==> flow/design.v <==
module Mux2to1 #(
    parameter DATA_WIDTH = 32   
)(
    input [DATA_WIDTH-1:0] in0,   
    input [DATA_WIDTH-1:0] in1,   
    input sel,                    
    output reg [DATA_WIDTH-1:0] out  
);
    always @(*) begin
        out = (sel == 1'b0) ? in0 : in1;
    end
endmodule
module Adder (
    input  [31:0]  a,
    input  [31:0]  b, 
    output [31:0] out
);
	reg [31:0] result;
	always@(*) begin
		result = a + b;     
	end
	assign out = result;
endmodule
module pc_incrementer (
    input [31:0] pc_in,
    output [31:0] pc_out
);
    assign pc_out = pc_in + 32'd1;  
endmodule
module branch_mux (
    input branch_taken,           
    input [31:0] branch_address,  
    input [31:0] next_pc,         
    output reg [31:0] pc_out      
);
    always @(*) begin
        if (branch_taken) begin
            pc_out = branch_address;  
        end else begin
            pc_out = next_pc;         
        end
    end
endmodule
module program_counter (
    input clk,                 
    input reset,               
    input freeze,              
    input [31:0] next_address,  
    output reg [31:0] pc        
);
    always @(posedge clk or posedge reset) begin
        if (reset) begin
            pc <= 32'b0;  
        end else if (!freeze) begin
            pc <= next_address;  
        end
    end
endmodule
module IF_Stage (
    input clk,                      
    input rst,                      
    input freeze,                   
    input Branch_taken,             
    input [31:0] BranchAddr,        
    input [31:0] imem_data,         
    output [31:0] PC,               
    output [31:0] Instruction       
);
    wire [31:0] next_address;        
    wire [31:0] selected_address;    
    program_counter pc_module (
        .clk(clk),
        .reset(rst),
        .freeze(freeze & ~Branch_taken),  
        .next_address(selected_address),  
        .pc(PC)
    );
    pc_incrementer pc_inc (
        .pc_in(PC),
        .pc_out(next_address)
    );
    branch_mux branch_selector (
        .branch_taken(Branch_taken),
        .branch_address(BranchAddr),
        .next_pc(next_address),
        .pc_out(selected_address)
    );
    assign Instruction = imem_data;
endmodule
module IF_Stage_Reg (
    input clk,                      
    input rst,                      
    input freeze,                   
    input flush,                    
    input [31:0] PC_in,             
    input [31:0] Instruction_in,    
    output reg [31:0] PC,           
    output reg [31:0] Instruction   
);
    always @(posedge clk or posedge rst) begin
        if (rst) begin
            PC <= 32'b0;
            Instruction <= 32'b0;
        end else if (flush) begin
            PC <= 32'b0;
            Instruction <= 32'b0;
        end else if (!freeze) begin
            PC <= PC_in;
            Instruction <= Instruction_in;
        end
    end
endmodule
module ConditionCheck(
    input [3:0] condition,
    input [3:0] status,
    output reg result
);
    wire n, z, c, v;
    assign {z, c, n, v} = status;
always @(condition, n, z, c, v) begin
        result = 1'b0;
        case (condition)
            4'b0000: result = z;              
            4'b0001: result = ~z;             
            4'b0010: result = c;              
            4'b0011: result = ~c;             
            4'b0100: result = n;              
            4'b0101: result = ~n;             
            4'b0110: result = v;              
            4'b0111: result = ~v;             
            4'b1000: result = c & ~z;         
            4'b1001: result = ~c | z;         
            4'b1010: result = (n == v);       
            4'b1011: result = (n != v);       
            4'b1100: result = ~z & (n == v);  
            4'b1101: result = z & (n != v);   
            4'b1110: result = 1'b1;           
            default: result = 1'b0;
        endcase
    end
endmodule
module ControlUnit(
    input [1:0] mode,
    input [3:0] opcode,
    input sIn,
    output reg [3:0] aluCmd,
    output reg memRead, memWrite,
    output reg wbEn, branch, sOut
);
    always @(mode, opcode, sIn) begin
        aluCmd = 4'd0;
        {memRead, memWrite} = 2'd0;
        {wbEn, branch, sOut} = 3'd0;
        case (opcode)
            4'b1101: aluCmd = 4'b0001;  
            4'b1111: aluCmd = 4'b1001;  
            4'b0100: aluCmd = 4'b0010;  
            4'b0101: aluCmd = 4'b0011;  
            4'b0010: aluCmd = 4'b0100;  
            4'b0110: aluCmd = 4'b0101;  
            4'b0000: aluCmd = 4'b0110;  
            4'b1100: aluCmd = 4'b0111;  
            4'b0001: aluCmd = 4'b1000;  
            4'b1010: aluCmd = 4'b0100;  
            4'b1000: aluCmd = 4'b0110;  
            default: aluCmd = 4'b0001;
        endcase
        case (mode)
            2'b00: begin
                sOut = sIn;
                wbEn = (opcode == 4'b1010 || opcode == 4'b1000) ? 1'b0 : 1'b1;
            end
            2'b01: begin
                wbEn = sIn;
                memRead = sIn;
                memWrite = ~sIn;
            end
            2'b10: branch = 1'b1;
            default:;
        endcase
    end
endmodule
module RegisterFile (
    input clk, rst,
    input [3:0] src1, src2, Dest_wb,
    input [31:0] Result_WB,
    input writeBackEn,
    output [31:0] Val_Rn,Val_Rm 
);
    reg [31:0] register_array [15:0];
    assign Val_Rn = register_array[src1];
    assign Val_Rm = register_array[src2];
    integer i;
    always @(negedge clk) begin
        if (rst) begin
            for (i = 0; i < 16; i = i + 1) begin
                register_array[i] <= 32'b0;
            end
        end else if (writeBackEn) begin
            register_array[Dest_wb] <= Result_WB;
        end
    end
endmodule
module ID_Stage (
    input clk,                
    input rst,                
    input [31:0] Instruction,  
    input [31:0] Result_WB,    
    input writeBackEn,         
    input [3:0] Dest_wb,       
    input hazard,              
    input [3:0] SR,            
    output WB_EN,              
    output MEM_R_EN,           
    output MEM_W_EN,           
    output [3:0] EXE_CMD,      
    output [31:0] Val_Rn,      
    output [31:0] Val_Rm,      
    output imm,                
    output [11:0] Shift_operand,  
    output signed [23:0] Signed_imm_24,  
    output [3:0] Dest,         
    output [3:0] src1,         
    output [3:0] src2,         
    output B,
    output S,
    output Two_src             
);
    wire [3:0] cond_code;           
    wire [1:0] mode;                
    wire [3:0] opcode;              
    wire cond_result;               
    wire ctrl_wbEn, ctrl_memRead, ctrl_memWrite, ctrl_branch, ctrl_s;
    wire [3:0] reg_src2;            
    wire [3:0] ctrl_aluCmd;         
    wire cond_final;                
    assign cond_code = Instruction[31:28];
    assign mode = Instruction[27:26];
    assign opcode = Instruction[24:21];
    assign imm = Instruction[25];
    assign Shift_operand = Instruction[11:0];
    assign Signed_imm_24 = Instruction[23:0];
    assign Dest = Instruction[15:12];
    assign src1 = Instruction[19:16];
    assign Two_src = ~imm | ctrl_memWrite;
    ConditionCheck condition_check(
        .condition(cond_code),
        .status(SR),
        .result(cond_result)
    );
    ControlUnit control_unit(
        .mode(mode),
        .opcode(opcode),
        .sIn(Instruction[20]),
        .aluCmd(ctrl_aluCmd),
        .memRead(ctrl_memRead),
        .memWrite(ctrl_memWrite),
        .wbEn(ctrl_wbEn),
        .branch(ctrl_branch),
        .sOut(ctrl_s)
    );
    RegisterFile rf(
        .clk(clk),
        .rst(rst),
        .src1(Instruction[19:16]),
        .src2(reg_src2),
        .Dest_wb(Dest_wb),
        .Result_WB(Result_WB),
        .writeBackEn(writeBackEn),
        .Val_Rn(Val_Rn),
        .Val_Rm(Val_Rm)
    );
    Mux2to1 #(.DATA_WIDTH(4)) mux_regSrc2(
        .in0(Instruction[3:0]),
        .in1(Instruction[15:12]),
        .sel(ctrl_memWrite),
        .out(reg_src2)
    );
    assign cond_final = ~cond_result | hazard;
    assign src2 = reg_src2;
    Mux2to1 #(.DATA_WIDTH(9)) mux_ctrlSignals(
        .in0({ctrl_aluCmd, ctrl_memRead, ctrl_memWrite, ctrl_wbEn, ctrl_branch, ctrl_s}),
        .in1(9'd0),
        .sel(cond_final),
        .out({EXE_CMD, MEM_R_EN, MEM_W_EN, WB_EN, B, S})
    );
endmodule
module ID_Stage_Reg (
    input clk,                
    input rst,                
    input flush,              
    input WB_EN_IN,           
    input MEM_R_EN_IN,        
    input MEM_W_EN_IN,        
    input B_in,               
    input S_in,               
    input [3:0] EXE_CMD_IN,   
    input [31:0] PC_IN,       
    input [31:0] Val_Rn_IN,   
    input [31:0] Val_Rm_IN,   
    input imm_IN,             
    input signed [11:0] Shift_operand_IN,  
    input [23:0] Signed_imm_24_IN,         
    input [3:0] Dest_IN,      
    input [3:0] SR_in,
    output reg WB_EN,         
    output reg MEM_R_EN,      
    output reg MEM_W_EN,      
    output reg [3:0] EXE_CMD,  
    output reg [31:0] PC,     
    output reg [31:0] Val_Rn,  
    output reg [31:0] Val_Rm,  
    output reg imm,           
    output reg [11:0] Shift_operand,  
    output reg [23:0] Signed_imm_24,  
    output reg [3:0] Dest,     
    output reg B_out,
    output reg S_out,
    output reg [3:0] SR_out
);
    always @(posedge clk or posedge rst) begin
        if (rst) begin
            WB_EN <= 1'b0;
            MEM_R_EN <= 1'b0;
            MEM_W_EN <= 1'b0;
            B_out <= 1'b0;
            S_out <= 1'b0;
            EXE_CMD <= 4'b0;
            PC <= 32'b0;
            Val_Rn <= 32'b0;
            Val_Rm <= 32'b0;
            imm <= 1'b0;
            Shift_operand <= 12'b0;
            Signed_imm_24 <= 24'b0;
            Dest <= 4'b0;
            SR_out <= 4'b0;
        end else if (flush) begin
            WB_EN <= 1'b0;
            MEM_R_EN <= 1'b0;
            MEM_W_EN <= 1'b0;
            B_out <= 1'b0;
            S_out <= 1'b0;
            EXE_CMD <= 4'b0;
            PC <= 32'b0;
            Val_Rn <= 32'b0;
            Val_Rm <= 32'b0;
            imm <= 1'b0;
            Shift_operand <= 12'b0;
            Signed_imm_24 <= 24'b0;
            Dest <= 4'b0;
            SR_out <= 4'b0;
        end else begin
            WB_EN <= WB_EN_IN;
            MEM_R_EN <= MEM_R_EN_IN;
            MEM_W_EN <= MEM_W_EN_IN;
            B_out <= B_in;
            S_out <= S_in;
            EXE_CMD <= EXE_CMD_IN;
            PC <= PC_IN;
            Val_Rn <= Val_Rn_IN;
            Val_Rm <= Val_Rm_IN;
            imm <= imm_IN;
            Shift_operand <= Shift_operand_IN;
            Signed_imm_24 <= Signed_imm_24_IN;
            Dest <= Dest_IN;
            SR_out <= SR_in;
        end
    end
endmodule
module Val2_Generator
(
    input       [11:0]    shifter_operand,
    input                           imm, is_for_memory,
    input   [31:0]       val_Rm,
    output reg [31:0]   val2_out
);
    reg [31:0]  _32bit_immd_temp;
    always @(*) begin
        _32bit_immd_temp = {24'b0, shifter_operand[7:0]};
        if(is_for_memory == 1'b1)
            val2_out = {20'b0, shifter_operand};
        else if(imm == 1'b1) begin
            val2_out = (_32bit_immd_temp >> {shifter_operand[11:8], 1'b0}) |
                       (_32bit_immd_temp << (6'd32 - {shifter_operand[11:8], 1'b0}));
        end
        else begin
            case (shifter_operand[6:5])
                00: begin
                    val2_out = val_Rm << shifter_operand[11:7];
                end
                01: begin
                    val2_out = val_Rm >> shifter_operand[11:7];
                end
                10: begin
                    val2_out = val_Rm >>> shifter_operand[11:7];
                end
                11: begin
                    val2_out = (val_Rm >> shifter_operand[11:7]) |
                               (val_Rm << (6'd32 - shifter_operand[11:7]));
                end
                default:begin
                    val2_out = val_Rm << shifter_operand[11:7];
                end
            endcase
        end
    end
endmodule
module ALU
(
    input       [31:0]   val1, val2,
    input                           carry,
    input       [3:0]               EX_command,
    output  [31:0]   res,
    output  [3:0]               SR
);
    reg V1, C1;
    wire N1, Z1;
    reg [32:0] temp_res;
    assign res = temp_res[31:0];
    assign SR = {Z1, C1, N1, V1};
    assign N1 = res[31];
    assign Z1 = |res ? 0:1;
    always @(*) begin
        V1 = 1'b0;
        C1 = 1'b0;
        case (EX_command)
            4'b0001: begin
                temp_res = val2;
            end
            4'b1001: begin
                temp_res = ~val2;
            end
            4'b0010: begin
                temp_res = val1 + val2;
                C1 = temp_res[32];
                V1 = (val1[31] ~^ val2[31]) & (temp_res[31] ^ val1[31]);
            end
            4'b0011: begin
                temp_res = val1 + val2 + carry;
                C1 = temp_res[32];
                V1 = (val1[31] ~^ val2[31]) & (temp_res[31] ^ val1[31]);
            end
            4'b0100: begin
                temp_res = {val1[31], val1} - {val2[31], val2};
                C1 = temp_res[32];
                V1 = (val1[31] ^ val2[31]) & (temp_res[31] ^ val1[31]);
            end
            4'b0101: begin
                temp_res = val1 - val2 - {31'b0,~carry}; 
                C1 = temp_res[32];
                V1 = (val1[31] ^ val2[31]) & (temp_res[31] ^ val1[31]);
            end
            4'b0110: begin
                temp_res = val1 & val2;
            end
            4'b0111: begin
                temp_res = val1 | val2;
            end
            4'b1000: begin
                temp_res = val1 ^ val2;
            end
            4'b1100: begin
                temp_res = {val1[31], val1} - {val2[31], val2};
                C1 = temp_res[32];
                V1 = (val1[31] ^ val2[31]) & (temp_res[31] ^ val1[31]);
            end
            4'b1110: begin
                temp_res = val1 & val2;
            end
            4'b1010: begin
                temp_res = val1 + val2;
            end
            4'b1010: begin
                temp_res = val1 - val2;
            end
            default:
                temp_res = 32'b0;
        endcase
    end
endmodule
module EXE_Stage
(
  input                    clk,
  input                    rst,
  input  [31:0] pc_in,
  input  [23:0] signed_immediate,
  input  [3:0] EX_command,
  input  [3:0] SR_in,
  input  [11:0] shifter_operand,
  input  [3:0] dst_in,
  input  mem_read_in, mem_write_in, imm, WB_en_in, B_in,
  input  [31:0] val_Rn_in, val_Rm_in,
  output [3:0] dst_out,
  output [3:0] SR_out,
  output [31:0] ALU_res,
  output [31:0] val_Rm_out,
  output [31:0] branch_address,
  output mem_read_out, mem_write_out, WB_en_out, B_out,
  output [31:0] pc 
);
  wire [31:0] val2;
  wire is_for_memory;
  Adder Adder_Inst(
    .a(pc_in + 1'b1),
    .b({{(8){signed_immediate[23]}}, signed_immediate}),
    .out(branch_address)
  );
  wire [31:0] alu_src1;
  wire [31:0] alu_src2;
  Val2_Generator Val2_Generator_Inst(
    .val_Rm(val_Rm_in),
    .shifter_operand(shifter_operand),
    .imm(imm),
    .is_for_memory(is_for_memory),
    .val2_out(val2)
	);
  ALU ALU_Inst(
    .val1(val_Rn_in),
    .val2(val2),
    .EX_command(EX_command),
    .carry(SR_in[2]),
    .res(ALU_res),
    .SR(SR_out)
  );
  assign is_for_memory = mem_read_in | mem_write_in;
  assign pc = pc_in;
  assign dst_out = dst_in;
	assign mem_read_out = mem_read_in;
	assign mem_write_out = mem_write_in;
  assign WB_en_out = WB_en_in;
  assign B_out = B_in;
  assign val_Rm_out = val_Rm_in;
endmodule
module EXE_Stage_Reg
(
  input                    clk,
  input                    rst,
  input  [31:0] pc_in,
  input  [3:0] dst_in,
  input  mem_read_in, mem_write_in, WB_en_in,
  input  [31:0] val_Rm_in,
  input [31:0] ALU_res_in,
  output reg [3:0] dst_out,
  output reg [31:0] ALU_res_out,
  output reg [31:0] val_Rm_out,
  output reg mem_read_out, mem_write_out, WB_en_out,
  output reg [31:0] pc 
);
always @(posedge clk, posedge rst) begin
    if(rst) begin
      pc <= 0;
      dst_out <=  0;
      ALU_res_out <= 0;
      val_Rm_out <= 0;
      mem_read_out <= 0;
      mem_write_out <= 0;
      WB_en_out <= 0;
    end
    else begin
      pc <= pc_in;
      dst_out <= dst_in;
      ALU_res_out <= ALU_res_in;
      val_Rm_out <= val_Rm_in;
      mem_read_out <= mem_read_in;
      mem_write_out <= mem_write_in;
      WB_en_out <= WB_en_in;
    end
end
endmodule
module MEM_Reg
(
    input                       clk,
    input                       rst,
    input [3:0] dst,
    input [31:0] ALU_res,
    input [31:0] mem,
    input mem_read, WB_en,
    output reg [3:0] dst_out,
    output reg [31:0] ALU_res_out,
    output reg [31:0] mem_out,
    output reg mem_read_out, WB_en_out
);
always @(posedge clk, posedge rst) begin
    if(rst) begin
        dst_out <= 0;
        ALU_res_out <= 0;
        mem_out <= 0;
        mem_read_out <= 0;
        WB_en_out <= 0;
    end
    else begin
        dst_out <= dst;
        ALU_res_out <= ALU_res;
        mem_out <= mem;
        mem_read_out <= mem_read;
        WB_en_out <= WB_en;
    end
end
endmodule
module WB_Stage
(
    input                    clk,
    input                    rst,
    input [3:0] dst,
    input [31:0] ALU_res,
    input [31:0] mem,
    input mem_read, WB_en,
    output [3:0] WB_Dest,
    output WB_en_out,
    output [31:0] WB_Value
);
assign WB_Dest = dst;
assign WB_en_out = WB_en;
Mux2to1 #(.DATA_WIDTH(32)) MUX_2_to_1_Reg_File (
		.in0(ALU_res), .in1(mem),
		.sel(mem_read),
		.out(WB_Value)
	);
endmodule
module Status_Reg
(
    input            clk,
    input            rst,
    input            load,
    input      [3:0] status_in,
    output reg [3:0] status
);
    always @(negedge clk or posedge rst) begin
  if(rst) begin
    status <= 0;
  end  
  else if(load) begin
    status <= status_in;
  end
  else begin
    status <= status;
  end    
 end
endmodule
module HazardUnit(
    input [3:0] rn, rdm,
    input twoSrc,
    input [3:0] destEx, destMem,
    input wbEnEx, wbEnMem,  
    output reg hazard
);
   always @(*) begin
        hazard = 1'b0;
        if (wbEnEx) begin
            if ((rn == destEx) || (twoSrc && (rdm == destEx))) begin
                hazard = 1'b1;
            end
        end
        if (wbEnMem) begin
            if ((rn == destMem) || (twoSrc && (rdm == destMem))) begin
                hazard = 1'b1;
            end
        end
    end
endmodule
module arm_core (
    input         clk,
    input         rst,
    output [7:0]  imem_addr,
    input  [31:0] imem_data,
    output [5:0]  dmem_addr,
    output [31:0] dmem_wdata,
    output        dmem_we,
    input  [31:0] dmem_rdata,
    output        wb_en,
    output [3:0]  wb_dest,
    output [31:0] wb_value
);
  wire [31:0] IF_stage_pc_out;
  wire [31:0] IF_stage_instruction_out;
  wire [31:0] branch_address;
  wire EXE_stage_B_out;
  wire hazard_detected;
  IF_Stage IF_Stage_Inst (
    .clk(clk),
    .rst(rst),
    .freeze(hazard_detected),
    .Branch_taken(EXE_stage_B_out),
    .BranchAddr(branch_address),
    .imem_data(imem_data),
    .PC(IF_stage_pc_out),
    .Instruction(IF_stage_instruction_out)
  );
  assign imem_addr = IF_stage_pc_out[7:0];
  wire [31:0] IF_reg_pc_out;
  wire [31:0] IF_reg_instruction_out;
  IF_Stage_Reg IF_Reg_Inst (
    .clk(clk),
    .rst(rst),
    .freeze(hazard_detected),
    .flush(EXE_stage_B_out),
    .PC_in(IF_stage_pc_out),
    .Instruction_in(IF_stage_instruction_out),
    .PC(IF_reg_pc_out),
    .Instruction(IF_reg_instruction_out)
  );
  wire [3:0]  ID_stage_reg_file_dst;
  wire [3:0]  ID_stage_reg_file_src1, ID_stage_reg_file_src2;
  wire [31:0] ID_stage_val_Rn, ID_stage_val_Rm;
  wire [23:0] ID_stage_signed_immediate;
  wire [11:0] ID_stage_shifter_operand;
  wire [3:0]  ID_stage_EX_command_out;
  wire [3:0]  status;
  wire ID_stage_mem_read_out, ID_stage_mem_write_out, ID_stage_WB_en_out,
       ID_stage_Imm_out, ID_stage_B_out, ID_stage_SR_update_out;
  wire [3:0]  WB_Stage_dst_out;
  wire [31:0] WB_Value;
  wire WB_Stage_WB_en_out;
  wire has_src1;
  ID_Stage ID_Stage_Inst (
    .clk(clk),
    .rst(rst),
    .hazard(hazard_detected),
    .Instruction(IF_reg_instruction_out),
    .Dest_wb(WB_Stage_dst_out),
    .Result_WB(WB_Value),
    .writeBackEn(WB_Stage_WB_en_out),
    .SR(status),
    .Dest(ID_stage_reg_file_dst),
    .Val_Rn(ID_stage_val_Rn), .Val_Rm(ID_stage_val_Rm),
    .Signed_imm_24(ID_stage_signed_immediate),
    .Shift_operand(ID_stage_shifter_operand),
    .EXE_CMD(ID_stage_EX_command_out),
    .MEM_R_EN(ID_stage_mem_read_out), .MEM_W_EN(ID_stage_mem_write_out),
    .WB_EN(ID_stage_WB_en_out),
    .imm(ID_stage_Imm_out),
    .B(ID_stage_B_out),
    .S(ID_stage_SR_update_out),
    .Two_src(has_src1),
    .src1(ID_stage_reg_file_src1),
    .src2(ID_stage_reg_file_src2)
  );
  wire [31:0] ID_reg_pc_out;
  wire [3:0]  ID_reg_reg_file_dst_out;
  wire [31:0] ID_reg_val_Rn_out, ID_reg_val_Rm_out;
  wire [23:0] ID_reg_signed_immediate_out;
  wire [11:0] ID_reg_shifter_operand_out;
  wire [3:0]  ID_reg_SR_out, ID_reg_EX_command_out;
  wire ID_reg_mem_read_out, ID_reg_mem_write_out, ID_reg_WB_en_out,
       ID_reg_Imm_out, ID_reg_B_out, ID_reg_SR_update_out;
  ID_Stage_Reg ID_Reg_Inst (
    .clk(clk),
    .rst(rst),
    .flush(EXE_stage_B_out),
    .PC_IN(IF_reg_pc_out),
    .Dest_IN(ID_stage_reg_file_dst),
    .Val_Rn_IN(ID_stage_val_Rn), .Val_Rm_IN(ID_stage_val_Rm),
    .Signed_imm_24_IN(ID_stage_signed_immediate),
    .Shift_operand_IN(ID_stage_shifter_operand),
    .EXE_CMD_IN(ID_stage_EX_command_out),
    .MEM_R_EN_IN(ID_stage_mem_read_out), .MEM_W_EN_IN(ID_stage_mem_write_out),
    .WB_EN_IN(ID_stage_WB_en_out),
    .imm_IN(ID_stage_Imm_out),
    .B_in(ID_stage_B_out),
    .S_in(ID_stage_SR_update_out),
    .PC(ID_reg_pc_out),
    .Dest(ID_reg_reg_file_dst_out),
    .Val_Rn(ID_reg_val_Rn_out), .Val_Rm(ID_reg_val_Rm_out),
    .Signed_imm_24(ID_reg_signed_immediate_out),
    .Shift_operand(ID_reg_shifter_operand_out),
    .EXE_CMD(ID_reg_EX_command_out),
    .MEM_R_EN(ID_reg_mem_read_out), .MEM_W_EN(ID_reg_mem_write_out),
    .WB_EN(ID_reg_WB_en_out),
    .imm(ID_reg_Imm_out),
    .B_out(ID_reg_B_out),
    .S_out(ID_reg_SR_update_out),
    .SR_in(status),
    .SR_out(ID_reg_SR_out)
  );
  wire [31:0] EXE_stage_pc_out;
  wire [3:0]  EXE_stage_reg_file_dst_out;
  wire [31:0] EXE_stage_val_Rm_out;
  wire [3:0]  EXE_stage_SR_out;
  wire [31:0] ALU_res;
  wire EXE_stage_mem_read_out, EXE_stage_mem_write_out, EXE_stage_WB_en_out;
  EXE_Stage EXE_Stage_Inst (
    .clk(clk),
    .rst(rst),
    .pc_in(ID_reg_pc_out),
    .signed_immediate(ID_reg_signed_immediate_out),
    .EX_command(ID_reg_EX_command_out),
    .SR_in(ID_reg_SR_out),
    .shifter_operand(ID_reg_shifter_operand_out),
    .dst_in(ID_reg_reg_file_dst_out),
    .mem_read_in(ID_reg_mem_read_out), .mem_write_in(ID_reg_mem_write_out),
    .imm(ID_reg_Imm_out),
    .WB_en_in(ID_reg_WB_en_out),
    .B_in(ID_reg_B_out),
    .val_Rn_in(ID_reg_val_Rn_out), .val_Rm_in(ID_reg_val_Rm_out),
    .dst_out(EXE_stage_reg_file_dst_out),
    .SR_out(EXE_stage_SR_out),
    .ALU_res(ALU_res),
    .val_Rm_out(EXE_stage_val_Rm_out),
    .branch_address(branch_address),
    .mem_read_out(EXE_stage_mem_read_out), .mem_write_out(EXE_stage_mem_write_out),
    .WB_en_out(EXE_stage_WB_en_out),
    .B_out(EXE_stage_B_out),
    .pc(EXE_stage_pc_out)
  );
  wire [31:0] EXE_reg_pc_out;
  wire [3:0]  EXE_reg_dst_out;
  wire [31:0] EXE_reg_ALU_res_out;
  wire [31:0] EXE_reg_val_Rm_out;
  wire EXE_reg_mem_read_out, EXE_reg_mem_write_out, EXE_reg_WB_en_out;
  EXE_Stage_Reg EXE_Reg_Inst (
    .clk(clk),
    .rst(rst),
    .pc_in(EXE_stage_pc_out),
    .dst_in(EXE_stage_reg_file_dst_out),
    .mem_read_in(EXE_stage_mem_read_out), .mem_write_in(EXE_stage_mem_write_out),
    .WB_en_in(EXE_stage_WB_en_out),
    .val_Rm_in(EXE_stage_val_Rm_out),
    .ALU_res_in(ALU_res),
    .dst_out(EXE_reg_dst_out),
    .ALU_res_out(EXE_reg_ALU_res_out),
    .val_Rm_out(EXE_reg_val_Rm_out),
    .mem_read_out(EXE_reg_mem_read_out), .mem_write_out(EXE_reg_mem_write_out),
    .WB_en_out(EXE_reg_WB_en_out),
    .pc(EXE_reg_pc_out)
  );
  wire [31:0] Mem_Stage_mem_out;
  assign dmem_addr  = EXE_reg_ALU_res_out[7:2];
  assign dmem_wdata = EXE_reg_val_Rm_out;
  assign dmem_we    = EXE_reg_mem_write_out;
  assign Mem_Stage_mem_out = EXE_reg_mem_read_out ? dmem_rdata : 32'b0;
  wire [3:0]  Mem_Reg_dst_out;
  wire [31:0] Mem_Reg_ALU_res_out;
  wire [31:0] Mem_Reg_mem_out;
  wire Mem_Reg_read_out, Mem_Reg_WB_en_out;
  MEM_Reg Mem_Reg_Inst (
    .clk(clk),
    .rst(rst),
    .dst(EXE_reg_dst_out),
    .ALU_res(EXE_reg_ALU_res_out),
    .mem(Mem_Stage_mem_out),
    .mem_read(EXE_reg_mem_read_out),
    .WB_en(EXE_reg_WB_en_out),
    .dst_out(Mem_Reg_dst_out),
    .ALU_res_out(Mem_Reg_ALU_res_out),
    .mem_out(Mem_Reg_mem_out),
    .mem_read_out(Mem_Reg_read_out),
    .WB_en_out(Mem_Reg_WB_en_out)
  );
  WB_Stage WB_Stage_Inst (
    .clk(clk),
    .rst(rst),
    .dst(Mem_Reg_dst_out),
    .ALU_res(Mem_Reg_ALU_res_out),
    .mem(Mem_Reg_mem_out),
    .mem_read(Mem_Reg_read_out),
    .WB_en(Mem_Reg_WB_en_out),
    .WB_Dest(WB_Stage_dst_out),
    .WB_en_out(WB_Stage_WB_en_out),
    .WB_Value(WB_Value)
  );
  assign wb_en    = WB_Stage_WB_en_out;
  assign wb_dest  = WB_Stage_dst_out;
  assign wb_value = WB_Value;
  Status_Reg Status_Reg_Inst (
    .clk(clk),
    .rst(rst),
    .load(ID_reg_SR_update_out),
    .status_in(EXE_stage_SR_out),
    .status(status)
  );
  HazardUnit Hazard_Detection_Unit_Inst (
    .rn(ID_stage_reg_file_src1),
    .rdm(ID_stage_reg_file_src2),
    .destEx(ID_reg_reg_file_dst_out),
    .destMem(EXE_reg_dst_out),
    .wbEnEx(ID_reg_WB_en_out),
    .wbEnMem(EXE_reg_WB_en_out),
    .twoSrc(has_src1),
    .hazard(hazard_detected)
  );
endmodule
Appendix: tool output

From RTL to reports: arm_core --
Tool output for the design above before and after an edit, in the order of the flow. Lines under "before" count in the file above, lines under "after" in the edited file. "change": "after" minus "before" as printed here. "rel. change": 100 x difference / "before". Operators carry their Yosys type and port widths (W data, S select, Z words). Cell names lack the library's common part. Not given: n/a
Set-up: top module arm_core, clock port clk, cell library sky130hd, timing corner tt_025C_1v80

Diff --
Unified diff, file above to edited file. The edited RTL no longer does the same as the RTL above: the edit was made by script, with no optimisation intended.
begin of diff
@@ -585,5 +585,4 @@
         dst_out <= 0;
         ALU_res_out <= 0;
-        mem_out <= 0;
         mem_read_out <= 0;
         WB_en_out <= 0;
@@ -592,9 +591,9 @@
         dst_out <= dst;
         ALU_res_out <= ALU_res;
-        mem_out <= mem;
         mem_read_out <= mem_read;
         WB_en_out <= WB_en;
     end
 end
+always @(*) mem_out = mem;
 endmodule
 module WB_Stage
end of diff

Word-level counts --
Yosys after proc, flatten, opt, wreduce and memory -nomap, before mapping. Memory bits, and registers merged into a memory's read port (data or address), are not among the register bits. Print and check cells are not counted. Memory sizes are those after Yosys's memory passes, which may raise the word count (mostly to a power of two), join words into wider ones and drop unused or constant bits.
Operators by class:
- add/subtract/negate cells | before 9, after 9, change 0, rel. change 0.00%
- bitwise operators | before 32, after 32, change 0, rel. change 0.00%
- shifts and indexed selects | before 4, after 4, change 0, rel. change 0.00%
- equality and inequality tests | before 38, after 38, change 0, rel. change 0.00%
- reduce/logical cells | before 11, after 11, change 0, rel. change 0.00%
- muxes and demuxes | before 48, after 48, change 0, rel. change 0.00%
Operators by type and width:
- $mux W1 | before 19, after 19, change 0, rel. change 0.00%
- $mux W32 | before 15, after 15, change 0, rel. change 0.00%
- $eq A4 B4 Y1 const B | before 14, after 14, change 0, rel. change 0.00%
- $not A1 Y1 | before 9, after 9, change 0, rel. change 0.00%
- $and A1 B1 Y1 | before 8, after 8, change 0, rel. change 0.00%
- $eq A4 B3 Y1 const B | before 8, after 8, change 0, rel. change 0.00%
- $mux W4 | before 5, after 5, change 0, rel. change 0.00%
- $xor A1 B1 Y1 | before 5, after 5, change 0, rel. change 0.00%
- $eq A4 B2 Y1 const B | before 4, after 4, change 0, rel. change 0.00%
- $eq A4 B4 Y1 | before 4, after 4, change 0, rel. change 0.00%
- $or A1 B1 Y1 | before 4, after 4, change 0, rel. change 0.00%
- $logic_or A1 B1 Y1 | before 3, after 3, change 0, rel. change 0.00%
- $reduce_or A2 Y1 | before 3, after 3, change 0, rel. change 0.00%
- $add A32 B1 Y32 const B | before 2, after 2, change 0, rel. change 0.00%
- $eq A2 B1 Y1 const B | before 2, after 2, change 0, rel. change 0.00%
- $eq A4 B1 Y1 const B | before 2, after 2, change 0, rel. change 0.00%
- $logic_and A1 B1 Y1 | before 2, after 2, change 0, rel. change 0.00%
- $or A32 B32 Y32 | before 2, after 2, change 0, rel. change 0.00%
- $pmux W1 S4 | before 2, after 2, change 0, rel. change 0.00%
- $sub A32 B32 Y33 | before 2, after 2, change 0, rel. change 0.00%
- $add A32 B32 Y32 | before 1, after 1, change 0, rel. change 0.00%
- $add A32 B32 Y33 | before 1, after 1, change 0, rel. change 0.00%
- $add A33 B1 Y33 | before 1, after 1, change 0, rel. change 0.00%
- $and A32 B32 Y32 | before 1, after 1, change 0, rel. change 0.00%
- $eq A1 B1 Y1 | before 1, after 1, change 0, rel. change 0.00%
- $eq A2 B2 Y1 const B | before 1, after 1, change 0, rel. change 0.00%
- $logic_not A2 Y1 | before 1, after 1, change 0, rel. change 0.00%
- $logic_not A4 Y1 | before 1, after 1, change 0, rel. change 0.00%
The list need not be complete.
Word-level totals:
- register bits after elaboration | before 390, after 358, change -32, rel. change -8.21%
- memories kept | before 2, after 2, change 0, rel. change 0.00%
- input port bits | before 66, after 66, change 0, rel. change 0.00%
- memory bits (read-only) | before 64, after 64, change 0, rel. change 0.00%
- word-level cells | before 173, after 172, change -1, rel. change -0.58%
- RAM bits | before 512, after 512, change 0, rel. change 0.00%

Longest topological paths --
Longest topological path by Yosys (ltp), each cell counted once; first at word level (registers and memories cut), then after technology mapping (sequential cells cut; the memories' decode and read muxes count).
Depth:
- word-level depth | before 13, after 13, change 0, rel. change 0.00%
- ABC_AREA | before 0, after 0
- gate-level depth with buffers | before 32, after 32, change 0, rel. change 0.00%
- depth with buffers taken out | before 26, after 25, change -1, rel. change -3.85%

Netlist --
Yosys stat after the flow's synthesis: flattened, memories mapped to cells. It holds for the ABC_AREA given above (unset counts as 0); a run with the other value may have another netlist.
Cell types:
- and2_1 | before 190, after 149, change -41, rel. change -21.58%
- dfrtp_1 | before 288, after 256, change -32, rel. change -11.11%
- a21oi_1 | before 236, after 267, change +31, rel. change +13.14%
- nor2b_1 | before 96, after 123, change +27, rel. change +28.12%
- mux4_2 | before 191, after 213, change +22, rel. change +11.52%
- clkbuf_1 | before 325, after 345, change +20, rel. change +6.15%
- o22ai_1 | before 45, after 26, change -19, rel. change -42.22%
- mux2i_1 | before 117, after 100, change -17, rel. change -14.53%
- nand2_1 | before 589, after 575, change -14, rel. change -2.38%
- nor4_1 | before 31, after 17, change -14, rel. change -45.16%
- o211ai_1 | before 53, after 40, change -13, rel. change -24.53%
- inv_1 | before 171, after 183, change +12, rel. change +7.02%
- a31oi_1 | before 85, after 95, change +10, rel. change +11.76%
- a21o_1 | before 30, after 40, change +10, rel. change +33.33%
- nand2b_1 | before 24, after 34, change +10, rel. change +41.67%
- o21ai_0 | before 118, after 127, change +9, rel. change +7.63%
- xnor2_1 | before 95, after 86, change -9, rel. change -9.47%
- a211o_1 | before 19, after 10, change -9, rel. change -47.37%
The list need not be complete.
Mapped netlist:
- chip area (Yosys) (µm²) | before 51411.8, after 50593.5, change -818.3, rel. change -1.59%
- cell count | before 5166, after 5108, change -58, rel. change -1.12%
- buffer cells | before 416, after 425, change +9, rel. change +2.16%
- flip-flops | before 804, after 772, change -32, rel. change -3.98%
By module: a second synthesis without flattening, with its own total; a netlist apart from the flattened one above.
Unflattened totals:
- cell total of the unflattened synthesis | before 5425, after 5502, change +77, rel. change +1.42%
- area (unflattened synthesis) (µm²) | before 62049.5, after 61416.4, change -633.1, rel. change -1.02%
Each row is one instance without its submodules.
By module, before:
- RegisterFile | area 26586.7 µm², cells 1688, sequential area 15374.7 µm², times used 1
- ALU | area 10402.5 µm², cells 1498, sequential area 0.0 µm², times used 1
- Val2_Generator | area 5597.9 µm², cells 700, sequential area 0.0 µm², times used 1
- ID_Stage_Reg | area 4778.3 µm², cells 317, sequential area 3753.6 µm², times used 1
- IF_Stage_Reg | area 2621.3 µm², cells 207, sequential area 1601.5 µm², times used 1
- EXE_Stage_Reg | area 2581.2 µm², cells 104, sequential area 2577.5 µm², times used 1
- MEM_Reg | area 1755.4 µm², cells 71, sequential area 1751.7 µm², times used 1
- Adder | area 1720.4 µm², cells 232, sequential area 0.0 µm², times used 1
- program_counter | area 1348.8 µm², cells 69, sequential area 800.8 µm², times used 1
- EXE_Stage | area 1231.2 µm², cells 169, sequential area 0.0 µm², times used 1
- pc_incrementer | area 610.6 µm², cells 86, sequential area 0.0 µm², times used 1
- Mux2to1 (DATA_WIDTH=32) | area 544.3 µm², cells 36, sequential area 0.0 µm², times used 1
- branch_mux | area 544.3 µm², cells 36, sequential area 0.0 µm², times used 1
- ID_Stage | area 354.1 µm², cells 48, sequential area 0.0 µm², times used 1
before: Further modules, not shown: 9.
By module, after:
- RegisterFile | area 26586.7 µm², cells 1688, sequential area 15374.7 µm², times used 1
- ALU | area 10329.9 µm², cells 1575, sequential area 0.0 µm², times used 1
- Val2_Generator | area 5597.9 µm², cells 700, sequential area 0.0 µm², times used 1
- ID_Stage_Reg | area 4778.3 µm², cells 317, sequential area 3753.6 µm², times used 1
- IF_Stage_Reg | area 2621.3 µm², cells 207, sequential area 1601.5 µm², times used 1
- EXE_Stage_Reg | area 2581.2 µm², cells 104, sequential area 2577.5 µm², times used 1
- Adder | area 1720.4 µm², cells 232, sequential area 0.0 µm², times used 1
- program_counter | area 1348.8 µm², cells 69, sequential area 800.8 µm², times used 1
- EXE_Stage | area 1231.2 µm², cells 169, sequential area 0.0 µm², times used 1
- MEM_Reg | area 1194.9 µm², cells 71, sequential area 950.9 µm², times used 1
- pc_incrementer | area 610.6 µm², cells 86, sequential area 0.0 µm², times used 1
- Mux2to1 (DATA_WIDTH=32) | area 544.3 µm², cells 36, sequential area 0.0 µm², times used 1
- branch_mux | area 544.3 µm², cells 36, sequential area 0.0 µm², times used 1
- ID_Stage | area 354.1 µm², cells 48, sequential area 0.0 µm², times used 1
after: Further modules, not shown: 9.

Layout results --
Runs of the flow (Yosys, OpenROAD) on both versions; the two runs of a pair have the same settings. The constraints put input and output delay at 20% of the set period each and load the outputs with 0.01 pF.
Flow settings, set A: CORE_UTILIZATION 40, PLACE_DENSITY 0.6, period_ns 15.7, CAP_MARGIN 20, CORE_MARGIN 2, SLEW_MARGIN 20
Results, set A:
- smallest hold slack (ps) | before 348, after 340, change -8
- utilization after layout (%) | before 48.2, after 49.5, change +1.3
- standard-cell area after layout (µm²) | before 61504.0, after 62134.6, change +630.6, rel. change +1.03%
- total negative slack (ps) | before 0, after 0, change 0
- synthesis area (µm²) | before 51411.8, after 50593.5, change -818.3, rel. change -1.59%
- die outline area (µm²) | before 131414.0, after 129345.0, change -2069.0, rel. change -1.57%
- worst setup slack after layout (ps) | before 156, after 176, change +20
